==> flow/design.v <==
`timescale 1ns/1ps
module ALU(ALUControl, a, b, zero, less_greater, w);
    parameter N = 16;
    input [2:0] ALUControl;
    input signed [N-1:0] a, b;
    output zero, less_greater;
    output reg signed [N-1:0] w;
    always @(a or b or ALUControl) begin
        case (ALUControl)
            3'b000   :  w = a + b;
            3'b001   :  w = a - b;
            3'b010   :  w = a & b;
            3'b011    :  w = a | b;
            3'b101   :  w = $signed(a) < $signed(b) ? 16'd1 : 16'd0;
            3'b100   :  w = a ^ b;
            default:  w = {N{1'bx}};
        endcase
    end
    assign zero = (~|w);
    assign less_greater = |w;
endmodule
`timescale 1ns/1ps
module ALU_Controller(func3, Branch_funct, ALUOp, ALUControl);
    input [2:0] func3;
    input [1:0] Branch_funct;
    input [1:0] ALUOp;  
    output reg [2:0] ALUControl;
    always @(ALUOp or func3 or Branch_funct)begin
        case (ALUOp)
            2'b00   : ALUControl <= 3'b000;
            2'b01   : ALUControl <= 
                        (Branch_funct == 2'b00) ? 3'b001:
                        (Branch_funct == 2'b01) ? 3'b001:
                        (Branch_funct == 2'b10) ? 3'b101: 3'bxxx;
            2'b10   : ALUControl <= 
                        (func3 == 3'b000) ? 3'b000:
                        (func3 == 3'b001)  ? 3'b001:
                        (func3 == 3'b111) ? 3'b010:
                        (func3 == 3'b110) ? 3'b011:
                        (func3 == 3'b010) ? 3'b101 : 3'bxxx;
            2'b11   : ALUControl <= 3'b000;
            default: ALUControl <= 3'b000;
        endcase
    end
endmodule
module BranchController(Branch_funct, branch, less_greater, zero, w);
    input branch, zero, less_greater;
    input [1:0] Branch_funct;
    output reg w;
    always @(Branch_funct, zero, less_greater, branch) begin
        case (Branch_funct)
            2'b00   : w <= branch && zero;
            2'b01   : w <= branch && ~zero;
            2'b10   : w <= branch && less_greater;
            default: w <= 1'b0;
        endcase
    end
endmodule
`timescale 1ns/1ps
module CRegister(in, en, rst, clk, out);
    parameter N = 16;
    input [N-1:0] in;
    input en, clk, rst;
    output reg [N-1:0] out;
    always @(posedge clk or posedge rst) begin
        if (rst)
            out <= {N{1'b0}};
        else if (en)
            out <= in;
    end
endmodule
`timescale 1ns/1ps
module ImmExtension(immSrc, data, w);
    input [2:0] immSrc;
    input [12:0] data;
    parameter [2:0] L_T = 3'b000, S_T = 3'b001,
                    B_T = 3'b010, J_T = 3'b011,
                    I_T = 3'b100;
    output reg [15:0] w;
    always @(immSrc, data) begin
        case (immSrc)
            L_T   : w <= {{9{data[12]}},data[12], data[8:6] , data[2:0]};
            S_T   : w <= {{19{data[12]}},data[12], data[5:0]};
            J_T   : w <= {{3{data[12]}},data[12], data[11:0]};
            B_T   : w <= {{11{data[12]}}, data[12], data[9], data[2:0]};
            I_T   : w <= {{9{data[12]}},data[12], data[8:6], data[2:0]};
            default: w <= 16'dx;
        endcase
    end
endmodule
`timescale 1ns/1ps
module Mux2to1(slc, a, b, w);
    parameter N = 16;
    input slc;
    input [N-1:0] a, b;
    output [N-1:0] w;
    assign w = ~slc ? a : b;
endmodule
`timescale 1ns/1ps
module Mux4to1(slc, a, b, c, d, w);
    parameter N = 16;
    input [1:0] slc;
    input [N-1:0] a, b, c, d;
    output reg [N-1:0] w;
    always @(a or b or c or d or slc) begin
        case (slc)
            2'b00  : w <= a;
            2'b01  : w <= b;
            2'b10  : w <= c;
            2'b11  : w <= d;
            default: w <= {N{1'bx}};
        endcase
    end
endmodule
`timescale 1ns/1ps
module RegisterFile(clk, regWrite,
                    readRegister1, readRegister2,
                    writeRegister, writeData,
                    readData1, readData2);
    parameter WordLen = 16;
    parameter WordCount = 16;
    input regWrite, clk;
    input [2:0] readRegister1, readRegister2, writeRegister;
    input [WordLen-1:0] writeData;
    output [WordLen-1:0] readData1, readData2;
    reg [WordLen-1:0] registerFile [0:(WordCount /2)-1];
    always @(posedge clk) begin
        if (regWrite)
            registerFile[writeRegister] <= writeData;
    end
    assign readData1 = registerFile[readRegister1];
    assign readData2 = registerFile[readRegister2];
endmodule
`timescale 1ns/1ps
module MainController(clk, rst, op,
                      PCUpdate, adrSrc, memWrite, branch,
                      IRWrite, resultSrc, ALUOp, 
                      ALUSrcA, ALUSrcB, immSrc, regWrite, jump);
    input [2:0] op;
    input clk, rst;
    output reg [1:0]  resultSrc, ALUSrcA, ALUSrcB, ALUOp;
    output reg [2:0] immSrc;
    output reg adrSrc, regWrite, memWrite, PCUpdate, branch, IRWrite, jump;
    parameter [2:0] R_T = 3'b000, L_T = 3'b001,
                    S_T = 3'b010, B_T = 3'b011,
                    J_T = 3'b100, I_T = 3'b101;
    reg [11:0] pstate;
    reg [11:0] nstate;
    always @(*) begin
        case (pstate)
            12'b000000000001   : nstate = 12'b000000000010;
            12'b000000000010  : nstate =  (op == L_T)    ? 12'b000000000100     :
                                 (op == R_T)    ? 12'b000000010000     :
                                 (op == B_T)    ? 12'b000001000000     :                                   
                                 (op == J_T)    ? 12'b000000001000     :
                                 (op == S_T)    ? 12'b000010000000     : 
                                 (op == I_T)    ? 12'b100000000001     :12'b000000000001;   
            12'b100000000001 : nstate = 12'b000000100000;
            12'b000000000100 : nstate = 12'b001000000001;
            12'b000000010000 : nstate = 12'b000000100000;
            12'b000000100000: nstate = 12'b000000000001;
            12'b000001000000 : nstate = 12'b000000000001;
            12'b000000001000 : nstate = 12'b000000000001;
            12'b000010000000 : nstate = 12'b000100000000;
            12'b000100000000: nstate = 12'b000000000001;
            12'b001000000001: nstate = 12'b010000000001;
            12'b010000000001 : nstate = 12'b000000000001;
            default: nstate = 12'b000000000001;
        endcase
    end
    always @(pstate) begin
        {resultSrc, memWrite, ALUOp, ALUSrcA, ALUSrcB, immSrc, 
                regWrite, PCUpdate, branch, IRWrite, jump, adrSrc} = 18'b0;
        case (pstate)
            12'b000000000001 : begin
                IRWrite   = 1'b1;
                adrSrc    = 1'b0;
                ALUSrcA   = 2'b00;
                ALUSrcB   = 2'b10;
                ALUOp     = 2'b00;
                resultSrc = 2'b10;
                PCUpdate  = 1'b1;
            end
            12'b000000000010: begin
                ALUSrcA   = 2'b01;
                ALUSrcB   = 2'b01;
                ALUOp     = 2'b00;
                immSrc    = 3'b010;
            end
            12'b100000000001: begin 
                ALUSrcA   = 2'b10;
                ALUSrcB   = 2'b01;
                immSrc    = 3'b100;
                ALUOp     = 2'b11;
            end
            12'b000000000100: begin 
                ALUSrcA   = 2'b10;
                ALUSrcB   = 2'b01;
                immSrc    = 3'b000;
                ALUOp     = 2'b11;
            end
            12'b001000000001: begin
                resultSrc = 2'b00;
                adrSrc    = 1'b1;
            end
            12'b010000000001: begin
                resultSrc = 2'b01;
                regWrite  = 1'b1;
            end
            12'b000000010000: begin
                ALUSrcA   = 2'b10;
                ALUSrcB   = 2'b00;
                ALUOp     = 2'b10;
            end
            12'b000001000000: begin
                ALUSrcA   = 2'b10;
                ALUSrcB   = 2'b00;
                ALUOp     = 2'b01;
                resultSrc = 2'b00;
                branch    = 1'b1;
            end
            12'b000000001000: begin
                ALUSrcA   = 2'b01;
                ALUSrcB   = 2'b01;
                ALUOp     = 2'b00;
                resultSrc = 2'b10;
                immSrc    = 3'b011;
                jump      = 1'b1;
            end
            12'b000010000000: begin
                ALUSrcA   = 2'b10;
                ALUSrcB   = 2'b01;
                ALUOp     = 2'b00;
                immSrc    = 3'b001;
            end
            12'b000100000000: begin
                resultSrc = 2'b00;
                adrSrc    = 1'b1;
                memWrite  = 1'b1;
            end
            12'b000000100000: begin
                resultSrc = 2'b00;
                regWrite  = 1'b1;
            end
        endcase
    end
    always @(posedge clk or posedge rst) begin
        if (rst)
            pstate <= 12'b000000000001;
        else
            pstate <= nstate;
    end
endmodule
`timescale 1ns/1ps
module RISC_V_Controller(clk, rst, op, func3, Branch_funct, zero,less_greater,
                    PCWrite, adrSrc, memWrite,
                    IRWrite, resultSrc, ALUControl,
                    ALUSrcA, ALUSrcB, immSrc, regWrite);
    input [2:0] op;
    input [2:0] func3;
    input [1:0] Branch_funct;
    input clk, rst, zero, less_greater;
    output PCWrite, adrSrc, memWrite, IRWrite, regWrite;
    output [1:0] resultSrc, ALUSrcA, ALUSrcB;
    output [2:0] ALUControl;
    output [2:0] immSrc;
    wire PCUpdate, branch, Branch_out, jump;
    wire[1:0] ALUOp;
    MainController mainController(
        .clk(clk), .rst(rst), .op(op),
        .PCUpdate(PCUpdate),
        .adrSrc(adrSrc), .memWrite(memWrite),
        .branch(branch), .resultSrc(resultSrc),
        .ALUSrcA(ALUSrcA), .ALUSrcB(ALUSrcB),
        .immSrc(immSrc), .regWrite(regWrite),
        .IRWrite(IRWrite), .ALUOp(ALUOp), .jump(jump)
    );
    ALU_Controller ALUController(
        .func3(func3),  .ALUOp(ALUOp), .ALUControl(ALUControl), .Branch_funct(Branch_funct)
    );    
    BranchController Branch_Control(
                                    .Branch_funct(Branch_funct), .branch(branch), .less_greater(less_greater), .zero(zero), .w(Branch_out)
                                    );
    assign PCWrite = (PCUpdate | Branch_out | jump); 
endmodule
`timescale 1ns/1ps
module RISC_V_Datapath(clk, rst, PCWrite, adrSrc, memWrite,
                    IRWrite, resultSrc, ALUControl,
                    ALUSrcA, ALUSrcB, immSrc, regWrite,
                    op, func3, Branch_funct, zero, less_greater, funct7,
                    mem_addr, mem_wdata, mem_we, mem_rdata);
    input clk, rst, PCWrite, adrSrc, memWrite, IRWrite, regWrite;
    input [1:0] resultSrc, ALUSrcA, ALUSrcB;
    input [2:0] ALUControl;
    input [2:0] immSrc;
    input  [15:0] mem_rdata;
    output [15:0] mem_addr, mem_wdata;
    output        mem_we;
    output [2:0] op;
    output [2:0] func3;
    output [1:0] Branch_funct;
    output  zero, less_greater, funct7;
    wire [15:0] Adr, PC, ReadData, OldPC;
    wire [15:0] ImmExt, instr, Data;
    wire [15:0] RD1, RD2, A, B, SrcA, SrcB;
    wire [15:0] ALUResult, ALUOut, Result;
    CRegister  PCR  (.in(Result),    .en(PCWrite), .rst(rst), .clk(clk), .out(PC));
    CRegister OldPCR(.in(PC),        .en(IRWrite), .rst(rst), .clk(clk), .out(OldPC));
    CRegister  IR   (.in(ReadData),  .en(IRWrite), .rst(rst), .clk(clk), .out(instr));
    CRegister MDR   (.in(ReadData),  .en(1'b1),    .rst(rst), .clk(clk), .out(Data));
    CRegister AR    (.in(RD1),       .en(1'b1),    .rst(rst), .clk(clk), .out(A));
    CRegister BR    (.in(RD2),       .en(1'b1),    .rst(rst), .clk(clk), .out(B));
    CRegister ALUR  (.in(ALUResult), .en(1'b1),    .rst(rst), .clk(clk), .out(ALUOut));
    Mux2to1 AdrMux(.slc(adrSrc),    .a(PC),     .b(Result), .w(Adr));
    Mux4to1 AMux     (.slc(ALUSrcA),   .a(PC),     .b(OldPC),  .c(A),         .d(16'd0),  .w(SrcA));
    Mux4to1 BMux     (.slc(ALUSrcB),   .a(B),      .b(ImmExt), .c(16'd2),     .d(16'd0),  .w(SrcB));
    Mux4to1 ResultMux(.slc(resultSrc), .a(ALUOut), .b(Data),   .c(ALUResult), .d(ImmExt), .w(Result));
    ImmExtension Extend(
        .immSrc(immSrc), .data({instr[15], instr[11:0]}), .w(ImmExt)
    );
    ALU ALU_Instance(
        .ALUControl(ALUControl), .a(SrcA), .b(SrcB), 
        .zero(zero), .less_greater(less_greater), .w(ALUResult)
    );
    assign mem_addr  = Adr;
    assign mem_wdata = B;
    assign mem_we    = memWrite;
    assign ReadData  = mem_rdata;
    RegisterFile RF(
        .clk(clk), 
        .regWrite(regWrite),
        .writeData(Result), 
        .readData1(RD1), .readData2(RD2),
        .readRegister1(instr[5:3]), 
        .readRegister2(instr[8:6]),
        .writeRegister(instr[11:9])
    );
    assign funct7 = instr[15]; 
    assign op = instr[14:12];
    assign func3 = instr[2:0];
    assign Branch_funct = instr[11:10];
endmodule
`timescale 1ns/1ps
module RISC_V(clk, rst, mem_addr, mem_wdata, mem_we, mem_rdata);
    input clk, rst;
    input  [15:0] mem_rdata;  
    output [15:0] mem_addr;   
    output [15:0] mem_wdata;  
    output        mem_we;     
    wire [2:0] func3, ALUControl;
    wire[2:0] immSrc;
    wire zero, less_greater, PCSrc, memWrite, 
         regWrite, ALUSrc, PCWrite, adrSrc, IRWrite, funct7;
    wire [1:0] resultSrc, ALUSrcA, ALUSrcB, Branch_funct;
    wire [2:0] op; 
    RISC_V_Controller CU(
        .clk(clk), .rst(rst), .op(op), 
        .func3(func3), .immSrc(immSrc), .zero(zero), 
        .less_greater(less_greater), .PCWrite(PCWrite),
        .adrSrc(adrSrc), .memWrite(memWrite), 
        .IRWrite(IRWrite), .resultSrc(resultSrc), 
        .ALUControl(ALUControl), .ALUSrcA(ALUSrcA),
        .ALUSrcB(ALUSrcB), .regWrite(regWrite),
        .Branch_funct(Branch_funct)
    );
    RISC_V_Datapath DP(
        .clk(clk), .rst(rst), .less_greater(less_greater),
        .PCWrite(PCWrite), .adrSrc(adrSrc),
        .memWrite(memWrite), .IRWrite(IRWrite), 
        .resultSrc(resultSrc), .immSrc(immSrc), 
        .ALUControl(ALUControl), .op(op),
        .ALUSrcA(ALUSrcA), .func3(func3),
        .ALUSrcB(ALUSrcB), .zero(zero),
        .regWrite(regWrite), .Branch_funct(Branch_funct), .funct7(funct7),
        .mem_addr(mem_addr), .mem_wdata(mem_wdata), .mem_we(mem_we), .mem_rdata(mem_rdata)
    );
endmodule
# ---- Reports on RISC_V
# Tool output for the design above before and after an edit, in the order of the flow.
# Lines under "orig" count in the file above, lines under "edited" in the edited file.
# "change": "edited" minus "orig" as printed here.
# Cell names lack the library's common part.
# The mark - stands for no value.
dict set report inputs {
  top_module {RISC_V}
  clk_port {clk}
  lib {sky130hd}
  lib_corner {tt_025C_1v80}
}

# ---- The edit
# The edit as a unified diff against the file above.
# A script made this edit. It changes what the design does and was not meant as an optimisation.
# begin of diff
@@ -124,5 +124,5 @@
     input [WordLen-1:0] writeData;
     output [WordLen-1:0] readData1, readData2;
-    reg [WordLen-1:0] registerFile [0:(WordCount /2)-1];
+    reg [WordLen-2:0] registerFile [0:(WordCount /2)-1];
     always @(posedge clk) begin
         if (regWrite)
# end of diff

# ---- Word-level counts
# Source: Yosys, flattened and elaborated, memories not mapped. Widths are those after wreduce. Registers that Yosys merges into a memory's read port (data or address) are not register bits. Print and check cells do not count. Equal cells are merged and count once.
# Yosys's memory passes give these memory sizes; they may raise the number of words (mostly to a power of two), join words into wider ones and drop unused or constant bits.
# element orig edited change
set bits {}
lappend bits {regBits 92 92 0}
lappend bits {clocked_rd_ports_x_width 32 30 -2}
lappend bits {ramBits 128 120 -8}
lappend bits {memories 1 1 0}
# element orig edited change
set classes {}
lappend classes {n_eq 44 44 0}
lappend classes {bitwise 5 5 0}
lappend classes {muxes 38 38 0}
lappend classes {compare 1 1 0}
lappend classes {n_addsub 2 2 0}
lappend classes {reduce_and_logical 24 24 0}
# element orig edited
set mem_list {}
lappend mem_list {mem_shapes {DP.RF.registerFile 8x16 r2 w1} {DP.RF.registerFile 8x15 r2 w1}}
# op orig edited change
set op_table {}
lappend op_table {{two-way mux 16 bit} 2 1 -1}
lappend op_table {{two-way mux 15 bit} 0 1 1}
# Unchanged operator kinds not shown: 42.

# ---- Logic depth
# Depth = most cells in a row (Yosys ltp): at word level without a register or memory, in the mapped netlist without a sequential cell, where the memories' decode and read muxes count.
# element orig edited change
set logic_depth {}
lappend logic_depth {ltp_word 15 15 0}
lappend logic_depth {abc_area 0 0 -}
lappend logic_depth {mapped_depth 23 25 2}

# ---- Mapped cells and area
# Yosys stat after the flow's synthesis: flattened, memories mapped to cells. It holds for the ABC_AREA given above (unset counts as 0); a run with the other value may have another netlist.
# cell orig edited change
set types {}
lappend types {nor3_1 25 52 27}
lappend types {clkbuf_1 38 59 21}
lappend types {nand3_1 9 28 19}
lappend types {a21oi_1 41 56 15}
lappend types {nand2_1 46 59 13}
lappend types {nor2_1 63 74 11}
lappend types {mux2_4 10 0 -10}
lappend types {buf_2 5 14 9}
lappend types {nand3b_1 1 10 9}
lappend types {edfxtp_1 128 120 -8}
lappend types {mux2_2 83 75 -8}
lappend types {o21ai_0 34 42 8}
lappend types {nor4_1 4 12 8}
lappend types {a211oi_1 20 13 -7}
lappend types {nor3b_1 3 10 7}
lappend types {mux2i_1 19 25 6}
lappend types {and3_1 6 12 6}
lappend types {mux4_2 79 74 -5}
# Unchanged cell types not shown: 13.
# The list need not be complete.
# element orig edited change
set mapped {}
lappend mapped {cell_count 1050 1186 136}
lappend mapped {ff_cells 252 242 -10}
lappend mapped {area_um2 13897.1 14148.6 251.5}
# The figures by module come from a second, unflattened synthesis with its own total; it is not the netlist above.
# element orig edited change
set hier_totals {}
lappend hier_totals {cells_unflattened 1082 1069 -13}
lappend hier_totals {hier_area_um2 15693.8 15352.2 -341.6}
# Rows give one instance, submodules left out.
# module mod_area_um2 n_cells instances mod_seq_area_um2
set modules_orig {}
lappend modules_orig {RegisterFile 6044.5 255 1 3843.7}
lappend modules_orig {CRegister 653.1 35 7 400.4}
lappend modules_orig {ALU 2690.1 416 1 0.0}
lappend modules_orig {Mux4to1 424.2 20 3 0.0}
lappend modules_orig {MainController 467.9 41 1 301.5}
lappend modules_orig {Mux2to1 249.0 18 1 0.0}
lappend modules_orig {ImmExtension 231.5 22 1 0.0}
lappend modules_orig {BranchController 80.1 11 1 0.0}
lappend modules_orig {ALU_Controller 65.1 10 1 0.0}
lappend modules_orig {RISC_V_Datapath 15.0 3 1 0.0}
lappend modules_orig {RISC_V_Controller 6.3 1 1 0.0}
lappend modules_orig {RISC_V 0.0 0 1 0.0}
# module mod_area_um2 n_cells instances mod_seq_area_um2
set modules_edited {}
lappend modules_edited {RegisterFile 5703.0 242 1 3603.5}
lappend modules_edited {CRegister 653.1 35 7 400.4}
lappend modules_edited {ALU 2690.1 416 1 0.0}
lappend modules_edited {Mux4to1 424.2 20 3 0.0}
lappend modules_edited {MainController 467.9 41 1 301.5}
lappend modules_edited {Mux2to1 249.0 18 1 0.0}
lappend modules_edited {ImmExtension 231.5 22 1 0.0}
lappend modules_edited {BranchController 80.1 11 1 0.0}
lappend modules_edited {ALU_Controller 65.1 10 1 0.0}
lappend modules_edited {RISC_V_Datapath 15.0 3 1 0.0}
lappend modules_edited {RISC_V_Controller 6.3 1 1 0.0}
lappend modules_edited {RISC_V 0.0 0 1 0.0}

# ---- Path before layout
# Source: OpenSTA report_checks on the synthesized netlist (no wires, ideal clock, input and output delay 20% of the period each), path of least setup slack; recovery checks are left aside. Register names are those of the netlist, which keeps one name where synthesis merged equal registers.
# element orig edited change
set synth_path {}
lappend synth_path {path_type {register -> output} {register -> output} -}
lappend synth_path {start {register CU.mainController.pstate} {register CU.mainController.pstate} -}
lappend synth_path {end {output port mem_addr[12]} {output port mem_addr[14]} -}
lappend synth_path {output_delay_ns 1.600 1.600 0.000}
lappend synth_path {arrival_time_ns 4.648 4.578 -0.070}
lappend synth_path {delay_ns 4.648 4.578 -0.070}
lappend synth_path {path_slack_ns 1.752 1.822 0.070}
lappend synth_path {required_ns 6.400 6.400 0.000}
lappend synth_path {launch_ns 0.000 0.000 0.000}
lappend synth_path {tclk_ns 8.0 8.0 0.0}
lappend synth_path {path_stages 20 19 -1}
lappend synth_path {period_less_setup_slack_ns 6.248 6.178 -0.070}
# "delay_ns" = arrival - input delay + setup time.
# At an output port there is no setup time.
# "path_stages": output pins that drive a net of the path, with the launching flip-flop's if there is one; two outputs of one cell count as two.
# "period_less_setup_slack_ns" = period - worst setup slack (recovery checks aside). The figure is calculated, with input and output delays left at 20% of the set period.
# Where an end lacks its bit number, it is one bit of the signal, or one of the new flip-flops if synthesis recoded a state register.
dict set report synth_via_orig {
  cell_sequence {dfrtp_1 > nor3_1 > inv_1 > or3_1 > clkbuf_1 > nor2_1 > nand2_1 > o21ai_0 > ha_1 > inv_1 > fa_1 > nand2b_1 > a2111o_1 > o21a_1 > a31oi_1 > o22ai_1 > o21ai_1 > o221ai_1 > mux4_2 > mux2_2}
}
# element line
set synth_lines_orig {}
lappend synth_lines_orig {{start, declared} 147} ;# reg [11:0] pstate;
lappend synth_lines_orig {{start, assigned} 249} ;# pstate <= 12'b000000000001;
lappend synth_lines_orig {{start, assigned} 251} ;# pstate <= nstate;
lappend synth_lines_orig {{end, declared} 347} ;# output [15:0] mem_addr;
# orig: No chain of elaborated cells between the ends is given.
# Nets of the timed path that keep an RTL name, with a line that drives or declares them; the list need not be complete.
# net line
set synth_named_nets_orig {}
lappend synth_named_nets_orig {DP.ALUR.in[12] 9} ;# case (ALUControl)
lappend synth_named_nets_orig {DP.AdrMux.b[12] 106} ;# case (slc)
dict set report synth_via_edited {
  cell_sequence {dfrtp_1 > nor3_1 > inv_1 > or3_1 > clkbuf_1 > nor2_1 > clkbuf_1 > nand2_1 > o21ai_0 > ha_1 > buf_2 > o41ai_2 > a211oi_1 > o311a_1 > o21bai_1 > o31a_1 > o221ai_1 > mux4_2 > mux2_2}
}
# element line
set synth_lines_edited {}
lappend synth_lines_edited {{start, declared} 147} ;# reg [11:0] pstate;
lappend synth_lines_edited {{start, assigned} 249} ;# pstate <= 12'b000000000001;
lappend synth_lines_edited {{start, assigned} 251} ;# pstate <= nstate;
lappend synth_lines_edited {{end, declared} 347} ;# output [15:0] mem_addr;
# edited: No chain of elaborated cells between the ends is given.
# net line
set synth_named_nets_edited {}
lappend synth_named_nets_edited {DP.ALUR.in[14] 9} ;# case (ALUControl)
lappend synth_named_nets_edited {DP.AdrMux.b[14] 106} ;# case (slc)

# ---- Timing after layout
# Path of least setup slack in the final report of the runs of pair A (OpenROAD, finished layout, wires in). Where an end is a register, its clock arrival counts in the times.
# element orig edited change
set layout_path {}
lappend layout_path {path_type {register -> output} {register -> output} -}
lappend layout_path {start {register CU.mainController.pstate} {register CU.mainController.pstate} -}
lappend layout_path {end {output port mem_addr[13]} {output port mem_addr[13]} -}
lappend layout_path {path_stages 16 18 2}
lappend layout_path {required_ns 6.28 6.28 0.00}
lappend layout_path {launch_ns 0.52 0.54 0.02}
lappend layout_path {tclk_ns 7.85 7.85 0.00}
lappend layout_path {output_delay_ns 1.57 1.57 0.00}
lappend layout_path {arrival_time_ns 5.95 6.00 0.05}
lappend layout_path {path_slack_ns 0.33 0.28 -0.05}
# Where an end lacks its bit number, it is one bit of the signal, or one of the new flip-flops if synthesis recoded a state register.
dict set report layout_via_orig {
  cell_sequence {dfrtp_1 > nor2_1 > nor4_1 > a222oi_1 > a211oi_1 > ha_1 > nor2_4 > nand3_2 > a311oi_2 > o21bai_1 > o2bb2ai_1 > a2111oi_1 > a21oi_1 > mux4_2 > mux2_2 > clkdlybuf4s50_1}
}
# element line
set layout_lines_orig {}
lappend layout_lines_orig {{start, declared} 147} ;# reg [11:0] pstate;
lappend layout_lines_orig {{start, assigned} 249} ;# pstate <= 12'b000000000001;
lappend layout_lines_orig {{start, assigned} 251} ;# pstate <= nstate;
lappend layout_lines_orig {{end, declared} 347} ;# output [15:0] mem_addr;
# orig: No chain of elaborated cells between the ends is given.
# Nets of the timed path that keep an RTL name, with a line that drives or declares them; the list need not be complete.
# net line
set layout_named_nets_orig {}
lappend layout_named_nets_orig {DP.ALUR.in[13] 9} ;# case (ALUControl)
lappend layout_named_nets_orig {DP.AdrMux.b[13] 106} ;# case (slc)
dict set report layout_via_edited {
  cell_sequence {dfrtp_1 > nor3_1 > inv_1 > or3_4 > buf_4 > mux2i_1 > o21ai_0 > ha_1 > a21oi_1 > o21a_1 > nor3_1 > nor2_1 > o31a_1 > a211o_1 > a21oi_1 > mux4_2 > mux2_2 > clkdlybuf4s50_1}
}
# element line
set layout_lines_edited {}
lappend layout_lines_edited {{start, declared} 147} ;# reg [11:0] pstate;
lappend layout_lines_edited {{start, assigned} 249} ;# pstate <= 12'b000000000001;
lappend layout_lines_edited {{start, assigned} 251} ;# pstate <= nstate;
lappend layout_lines_edited {{end, declared} 347} ;# output [15:0] mem_addr;
# edited: No chain of elaborated cells between the ends is given.
# net line
set layout_named_nets_edited {}
lappend layout_named_nets_edited {DP.ALUR.in[13] 9} ;# case (ALUControl)
lappend layout_named_nets_edited {DP.AdrMux.b[13] 106} ;# case (slc)

# ---- Layout results
# Runs of the flow (Yosys, OpenROAD) on both versions; the two runs of a pair have the same settings. The constraints put input and output delay at 20% of the set period each and load the outputs with 0.01 pF.
dict set report settings_pair_A {
  CORE_UTILIZATION 40
  period_ns 7.85
  CAP_MARGIN 20
  CORE_MARGIN 2
  SLEW_MARGIN 20
}
# element orig edited change
set measured_pair_A {}
lappend measured_pair_A {fin_ws_ns 0.333 0.284 -0.049}
lappend measured_pair_A {finish.utilization_pct 45.4 46.2 0.8}
lappend measured_pair_A {post_synth_area_um2 13897.1 14148.6 251.5}
lappend measured_pair_A {power.total_w 0.0025 0.002591 0.000091}
lappend measured_pair_A {die_area_um2 36250.3 36890.9 640.6}
lappend measured_pair_A {layout_stdcell_area_um2 15620.0 16024.1 404.1}
# "power.total_w" rests on the timing tool's default activity at the inputs, not on a simulated workload.
